==> flow/design.v <==
module mult(y,a,b);  
	output logic [15:0] y;
	input  logic [7:0] a,b;
	logic [15:0] y_tmp;
	logic [7:0]  a_tmp;
	logic [7:0]  b_tmp;
	logic [14:0] c1;
	logic [10:0] c2;            
	logic [14:0] out1;
	logic [12:0] out2;
	logic [10:0] out3;
	logic [8:0]  out4;
	logic [14:0] m_temp0;
	logic [13:0] m_temp1;
	logic [12:0] m_temp2;
	logic [11:0] m_temp3;
	logic [10:0] m_temp4;
	logic [9:0]  m_temp5;
	logic [8:0]  m_temp6;
	logic [7:0]  m_temp7;
	always_comb
		begin
			if(a[7])
				begin
					a_tmp = ~a+1'b1;
					if(b[7])
						begin
							b_tmp = ~b+1'b1;
							y = y_tmp ;
						end
					else
						begin
							b_tmp = b;
							y = ~y_tmp+1'b1;
						end
				end
			else
				begin
					a_tmp = a;
					if(b[7])
						begin
							b_tmp = ~b+1'b1;
							y = ~y_tmp+1'b1;
						end
					else
						begin
							b_tmp = b;
							y = y_tmp;
						end
				end
		end
	always_comb
		begin
			out1 = m_temp0 + m_temp1;
			out2 = m_temp2 + m_temp3;
			out3 = m_temp4 + m_temp5;
			out4 = m_temp6 + m_temp7;
			c1   = out1    + out2;
			c2   = out3    + out4;
			y_tmp= c1      + c2;
		end
	always_comb
		begin		
			m_temp0[14:7] = b_tmp[7]?a_tmp:8'b00000000;
			m_temp0[6:0]  = 7'b0000000;
			m_temp1[13:6] = b_tmp[6]?a_tmp:8'b00000000;
			m_temp1[5:0]  = 6'b000000;
			m_temp2[12:5] = b_tmp[5]?a_tmp:8'b00000000;
			m_temp2[4:0]  = 5'b00000;
			m_temp3[11:4] = b_tmp[4]?a_tmp:8'b00000000;
			m_temp3[3:0]  = 4'b0000;
			m_temp4[10:3] = b_tmp[3]?a_tmp:8'b00000000;
			m_temp4[2:0]  = 3'b000;
			m_temp5[9:2]  = b_tmp[2]?a_tmp:8'b00000000;
			m_temp5[1:0]  = 2'b00;
			m_temp6[8:1]  = b_tmp[1]?a_tmp:8'b00000000;
			m_temp6[0]    = 1'b0;
			m_temp7       = b_tmp[0]?a_tmp:8'b00000000;
		end
endmodule
	module cnm(rep,imp,rea,ima,req,imq);  
	output logic signed[15:0] rep, imp;
	input  logic signed[7:0] rea, req, ima, imq;
	logic signed[15:0] y0,y1,y2,y3;
	mult reaXreq (.y(y0), .a(rea), .b(req));
	mult imaXimq (.y(y1), .a(ima), .b(imq));
	mult reaXimq (.y(y2), .a(rea), .b(imq));
	mult imaXreq (.y(y3), .a(ima), .b(req));
	always_comb
		begin
			rep = y0-y1;
			imp = y2+y3;
		end
endmodule
module cnm_top (
    input  logic               clk,
    input  logic               rst,
    input  logic               in_valid,
    input  logic signed [7:0]  rea,
    input  logic signed [7:0]  ima,
    input  logic signed [7:0]  req,
    input  logic signed [7:0]  imq,
    output logic               out_valid,
    output logic signed [15:0] rep,
    output logic signed [15:0] imp
);
    logic signed [7:0]  rea_r, ima_r, req_r, imq_r;
    logic               valid_r;
    logic signed [15:0] rep_c, imp_c;
    cnm cnm (.rep(rep_c), .imp(imp_c), .rea(rea_r), .ima(ima_r), .req(req_r), .imq(imq_r));
    always_ff @(posedge clk) begin
        rea_r <= rea;
        ima_r <= ima;
        req_r <= req;
        imq_r <= imq;
        rep   <= rep_c;
        imp   <= imp_c;
        if (rst) begin
            valid_r   <= 1'b0;
            out_valid <= 1'b0;
        end else begin
            valid_r   <= in_valid;
            out_valid <= valid_r;
        end
    end
endmodule
Step by step through the tools: cnm_top --
What the tools print for cnm_top, step after step. Lines are those of the file above, counted from 1. The mark n/a stands for no value.
Set-up: top module cnm_top, clock port clk, standard-cell library sky130hd, library corner tt_025C_1v80

After elaboration --
Counts by Yosys on the flattened word-level netlist (proc, flatten, opt, wreduce; memories kept). Register bits leave out memories and registers merged into their read ports (data or address); mux counts leave out enables and synchronous resets folded into registers. Print and check cells are left out. Cells with the same type and inputs are merged into one.
Word-level totals: cells after elaboration 102, register bits 66, input port bits 35
Cells by class: bitwise logic cells 8, $add $sub $neg 38, muxes and demuxes 48
Operator list (number):
- 2-to-1 mux 8 bit | 36
- 2-to-1 mux 16 bit | 12
- adder 15 x 11 -> 16 bit | 4
- adder 16 x 1 -> 16 bit with constant B | 4
- inverter 16 bit | 4
- adder 15 x 13 -> 15 bit | 4
- adder 15 x 14 -> 15 bit | 4
- adder 13 x 12 -> 13 bit | 4
- adder 11 x 10 -> 11 bit | 4
- adder 11 x 9 -> 11 bit | 4
- adder 9 x 8 -> 9 bit | 4
- adder 8 x 1 -> 8 bit with constant B | 4
- inverter 8 bit | 4
- adder 16 bit | 1
- subtractor 16 bit | 1

Longest topological paths --
Longest topological path by Yosys (ltp), each cell counted once; first at word level (registers and memories cut), then after technology mapping (sequential cells cut; the memories' decode and read muxes count).
Logic depth: depth after elaboration 12, ABC_AREA 0, gate-level depth with buffers 38, gate-level depth less buffers 36

Mapped cells and area --
Yosys stat after the flow's synthesis: flattened, memories mapped to cells. It holds for the ABC_AREA given above (unset counts as 0); a run with the other value may have another netlist. Totals and module areas in this step are rounded.
Mapped netlist: flip-flops 66, mapped cells 1616, cell area after synthesis 12500 um^2, sequential part of the area 1320 um^2
Cells by type:
- sky130_fd_sc_hd__ha_1 | number 194, total area 2.43E+03 um^2
- sky130_fd_sc_hd__fa_1 | number 70, total area 1.4E+03 um^2
- sky130_fd_sc_hd__dfxtp_1 | number 66, total area 1.32E+03 um^2
- sky130_fd_sc_hd__xnor2_1 | number 146, total area 1.28E+03 um^2
- sky130_fd_sc_hd__xor2_1 | number 106, total area 928.39 um^2
- sky130_fd_sc_hd__nor2_1 | number 236, total area 885.85 um^2
- sky130_fd_sc_hd__inv_1 | number 168, total area 630.605 um^2
- sky130_fd_sc_hd__a21oi_1 | number 116, total area 580.557 um^2
- sky130_fd_sc_hd__nand2_1 | number 145, total area 544.272 um^2
- sky130_fd_sc_hd__o21bai_1 | number 41, total area 307.795 um^2
- sky130_fd_sc_hd__a21o_1 | number 40, total area 300.288 um^2
- sky130_fd_sc_hd__o21ai_0 | number 30, total area 150.144 um^2
- sky130_fd_sc_hd__nor2b_1 | number 20, total area 125.12 um^2
- sky130_fd_sc_hd__nand3_1 | number 23, total area 115.11 um^2
- sky130_fd_sc_hd__clkbuf_1 | number 27, total area 101.347 um^2
- sky130_fd_sc_hd__nand2b_1 | number 16, total area 100.096 um^2
- sky130_fd_sc_hd__a211oi_1 | number 13, total area 97.594 um^2
- sky130_fd_sc_hd__o21a_1 | number 12, total area 90.086 um^2
Not listed: further types 39, cells in them 147. The figures by module come from a second, unflattened synthesis with its own total; it is not the netlist above.
Unflattened totals: cells (unflattened synthesis) 1827, area total of the unflattened synthesis 14300 um^2
Rows give one instance, submodules left out.
Modules:
- mult | area 2860 um^2, instances 4, cells 385
- cnm | area 1560 um^2, instances 1, cells 219
- cnm_top | area 1330 um^2, instances 1, cells 68

Path before layout --
Path of least setup slack by OpenSTA after synthesis, without wires, with an ideal clock, recovery checks aside; 20% of the period is set as input and as output delay. Where synthesis merged equal registers, the netlist keeps one of their names.
Timing path after synthesis: path kind flip-flop to flip-flop, from reg req_r[0], to reg imp[15], launch time at the first pin 0 ps, path slack -270 ps, required time 6870 ps, delay of the path 7270 ps, arrival time 7140 ps, stages 28, clock period 7000 ps, synthesis period reached 7270 ps
"delay of the path" is the arrival time less input delay plus setup time. "stages": output pins that drive a net of the path, with the launching flip-flop's if there is one; two outputs of one cell count as two. "synthesis period reached" is the clock period less the worst setup slack; recovery checks do not enter. This is arithmetic on one report: input and output delays are still those of the set period (20% each). The rows between start and end are the longest chain of elaborated cells between them; the timing report does not say that the signal goes this way. Where chains are equally long, one stands for them. A line is the first line of the expression or statement that the cell stems from. Yosys adds cells for indexed reads and writes and turns some case tables into memories.
Between the ends, after synthesis: cell sequence sky130_fd_sc_hd__dfxtp_1 > sky130_fd_sc_hd__clkbuf_1 > sky130_fd_sc_hd__inv_1 > sky130_fd_sc_hd__clkbuf_1 > sky130_fd_sc_hd__ha_1 > sky130_fd_sc_hd__mux2i_1 > sky130_fd_sc_hd__clkbuf_1 > sky130_fd_sc_hd__nor2_1 > sky130_fd_sc_hd__ha_1 > sky130_fd_sc_hd__fa_1 > sky130_fd_sc_hd__xnor2_1 > sky130_fd_sc_hd__fa_1 > sky130_fd_sc_hd__inv_1 > sky130_fd_sc_hd__ha_1 > sky130_fd_sc_hd__fa_1 > sky130_fd_sc_hd__ha_1 > sky130_fd_sc_hd__fa_1 > sky130_fd_sc_hd__nor4_1 > sky130_fd_sc_hd__or3b_2 > sky130_fd_sc_hd__nand2_1 > sky130_fd_sc_hd__xnor2_1 > sky130_fd_sc_hd__ha_1 > sky130_fd_sc_hd__and3_1 > sky130_fd_sc_hd__a311oi_1 > sky130_fd_sc_hd__a21oi_1 > sky130_fd_sc_hd__a31oi_1 > sky130_fd_sc_hd__o21ai_0 > sky130_fd_sc_hd__xnor3_1, length of the longest elaborated chain 12, elaborated cells between the ends (all ways) 24
RTL lines, path after synthesis:
- from (decl) | line 107 | logic signed [7:0]  rea_r, ima_r, req_r, imq_r;
- from (assign) | line 114 | req_r <= req;
- inverter 8 bit | line 42 | b_tmp = ~b+1'b1;
- adder 8 x 1 -> 8 bit | line 42
- 2-to-1 mux 8 bit | line 40 | if(b[7])
- 2-to-1 mux 8 bit | line 78 | m_temp7 = b_tmp[0]?a_tmp:8'b00000000;
- adder 9 x 8 -> 9 bit | line 57 | out4 = m_temp6 + m_temp7;
- adder 11 x 9 -> 11 bit | line 59 | c2 = out3 + out4;
- adder 15 x 11 -> 16 bit | line 60 | y_tmp= c1 + c2;
- inverter 16 bit | line 43 | y = ~y_tmp+1'b1;
- adder 16 x 1 -> 16 bit | line 43
- 2-to-1 mux 16 bit | line 40
- 2-to-1 mux 16 bit | line 23 | if(a[7])
- adder 16 bit | line 92 | imp = y2+y3;
- to (assign) | line 117 | imp   <= imp_c;
- to (decl) | line 105 | output logic signed [15:0] imp

Worst path after layout --
Path of least setup slack in the final report of job 2 (OpenROAD, finished layout, wires in). Where an end is a register, its clock arrival counts in the times. The path's times are printed in steps of 10 ps; the period is the one set.
Timing path after layout: path kind flip-flop to flip-flop, from reg req_r[1], to reg rep[14], arrival time 6900 ps, path slack 180 ps, stages 34, clock period 6850 ps, required time 7070 ps, launch time at the first pin 360 ps
The rows between start and end are the longest chain of elaborated cells between them; the timing report does not say that the signal goes this way. Where chains are equally long, one stands for them.
Between the ends, after layout: cell sequence sky130_fd_sc_hd__dfxtp_2 > sky130_fd_sc_hd__inv_2 > sky130_fd_sc_hd__ha_4 > sky130_fd_sc_hd__mux2i_4 > sky130_fd_sc_hd__buf_6 > sky130_fd_sc_hd__or2_4 > sky130_fd_sc_hd__inv_1 > sky130_fd_sc_hd__ha_1 > sky130_fd_sc_hd__a21o_1 > sky130_fd_sc_hd__a21oi_2 > sky130_fd_sc_hd__o21bai_1 > sky130_fd_sc_hd__a21oi_2 > sky130_fd_sc_hd__buf_4 > sky130_fd_sc_hd__o21bai_1 > sky130_fd_sc_hd__a21oi_1 > sky130_fd_sc_hd__xor2_1 > sky130_fd_sc_hd__fa_1 > sky130_fd_sc_hd__inv_2 > sky130_fd_sc_hd__ha_4 > sky130_fd_sc_hd__xnor2_1 > sky130_fd_sc_hd__ha_1 > sky130_fd_sc_hd__nor2b_1 > sky130_fd_sc_hd__a31oi_1 > sky130_fd_sc_hd__nand2b_1 > sky130_fd_sc_hd__xor2_2 > sky130_fd_sc_hd__or3b_4 > sky130_fd_sc_hd__nor3b_4 > sky130_fd_sc_hd__nor2_2 > sky130_fd_sc_hd__xnor2_2 > sky130_fd_sc_hd__ha_2 > sky130_fd_sc_hd__nor2_1 > sky130_fd_sc_hd__mux2_4 > sky130_fd_sc_hd__a311oi_2 > sky130_fd_sc_hd__o311ai_2, length of the longest elaborated chain 12, elaborated cells between the ends (all ways) 23
RTL lines, path after layout:
- from (decl) | line 107 | logic signed [7:0]  rea_r, ima_r, req_r, imq_r;
- from (assign) | line 114 | req_r <= req;
- inverter 8 bit | line 42 | b_tmp = ~b+1'b1;
- adder 8 x 1 -> 8 bit | line 42
- 2-to-1 mux 8 bit | line 40 | if(b[7])
- 2-to-1 mux 8 bit | line 76 | m_temp6[8:1] = b_tmp[1]?a_tmp:8'b00000000;
- adder 9 x 8 -> 9 bit | line 57 | out4 = m_temp6 + m_temp7;
- adder 11 x 9 -> 11 bit | line 59 | c2 = out3 + out4;
- adder 15 x 11 -> 16 bit | line 60 | y_tmp= c1 + c2;
- inverter 16 bit | line 43 | y = ~y_tmp+1'b1;
- adder 16 x 1 -> 16 bit | line 43
- 2-to-1 mux 16 bit | line 40
- 2-to-1 mux 16 bit | line 23 | if(a[7])
- subtractor 16 bit | line 91 | rep = y0-y1;
- to (assign) | line 116 | rep   <= rep_c;
- to (decl) | line 104 | output logic signed [15:0] rep,

FLOW RESULTS
============

Top module cnm_top; platform sky130hd; tools Yosys and OpenROAD; 5 stored runs in no particular order. Input and output delays are each 20% of the period that was set; the output load is 0.01 pF.
"achieved clock period" is the run's clock period less its worst setup slack. It is reckoned from that one timing run; input and output delays stay at 20% of the period that was set.
"worst setup path time" is the time allowed to the run's worst setup path (the clock period less input and output delay, where it has them) less its slack. Clock arrival times count: a late capture clock shortens it, a late launch clock lengthens it.
"worst setup path time" is given in steps of 10 ps.
The measured numbers are rounded.
[job 1] settings: CAP_MARGIN=35, CELL_PAD_IN_SITES_DETAIL_PLACEMENT=1, CELL_PAD_IN_SITES_GLOBAL_PLACEMENT=3, CORE_ASPECT_RATIO=1.79, CORE_MARGIN=3, CORE_UTILIZATION=45, MIN_ROUTING_LAYER=met1, PLACE_DENSITY=0.77, SETUP_SLACK_MARGIN=0.7, TNS_END_PERCENT=70, period_ns=3.93, SLEW_MARGIN=20
[job 1] result: did not finish, placement stopped with GPL-0301
[job 2] settings: CORE_UTILIZATION=45, period_ns=6.85, CAP_MARGIN=20, CORE_MARGIN=2, SLEW_MARGIN=20
[job 2] result: chip area after synthesis (Yosys) 12500 um^2, die area 29000 um^2, standard-cell area of the final layout 16900 um^2, worst setup slack after layout 176 ps, total negative slack 0 ps, worst hold slack 429 ps, achieved clock period 6674 ps, worst setup path time 6670 ps, worst setup path kind flip-flop to flip-flop
[job 3] settings: CAP_MARGIN=25, CELL_PAD_IN_SITES_DETAIL_PLACEMENT=1, CELL_PAD_IN_SITES_GLOBAL_PLACEMENT=1, CORE_ASPECT_RATIO=0.81, CORE_UTILIZATION=35, CTS_CLUSTER_SIZE=17, MAX_ROUTING_LAYER=met4, MIN_ROUTING_LAYER=met2, PLACE_DENSITY_LB_ADDON=0.11, SLEW_MARGIN=10, TNS_END_PERCENT=45, period_ns=7.62, CORE_MARGIN=2
[job 3] result: chip area after synthesis (Yosys) 12500 um^2, die area 37200 um^2, standard-cell area of the final layout 15000 um^2, worst setup slack after layout 285 ps, total negative slack 0 ps, worst hold slack 452 ps, achieved clock period 7335 ps, worst setup path time 7340 ps, worst setup path kind flip-flop to flip-flop
[job 4] settings: CTS_CLUSTER_SIZE=84, SETUP_SLACK_MARGIN=0.07, period_ns=7.0, CAP_MARGIN=20, CORE_MARGIN=2, CORE_UTILIZATION=40, SLEW_MARGIN=20
[job 4] result: chip area after synthesis (Yosys) 12500 um^2, die area 32600 um^2, standard-cell area of the final layout 15900 um^2, worst setup slack after layout 340 ps, total negative slack 0 ps, worst hold slack 441 ps, achieved clock period 6660 ps, worst setup path time 6660 ps, worst setup path kind flip-flop to flip-flop
[job 5] settings: CAP_MARGIN=5, CELL_PAD_IN_SITES_DETAIL_PLACEMENT=1, CORE_MARGIN=7, CORE_UTILIZATION=68, CTS_CLUSTER_SIZE=17, GPL_ROUTABILITY_DRIVEN=0, GPL_TIMING_DRIVEN=1, MAX_ROUTING_LAYER=met4, MIN_ROUTING_LAYER=met2, PLACE_DENSITY_LB_ADDON=0.3, SLEW_MARGIN=40, TNS_END_PERCENT=35, period_ns=4.54
[job 5] result: did not finish, placement stopped with DPL-0033
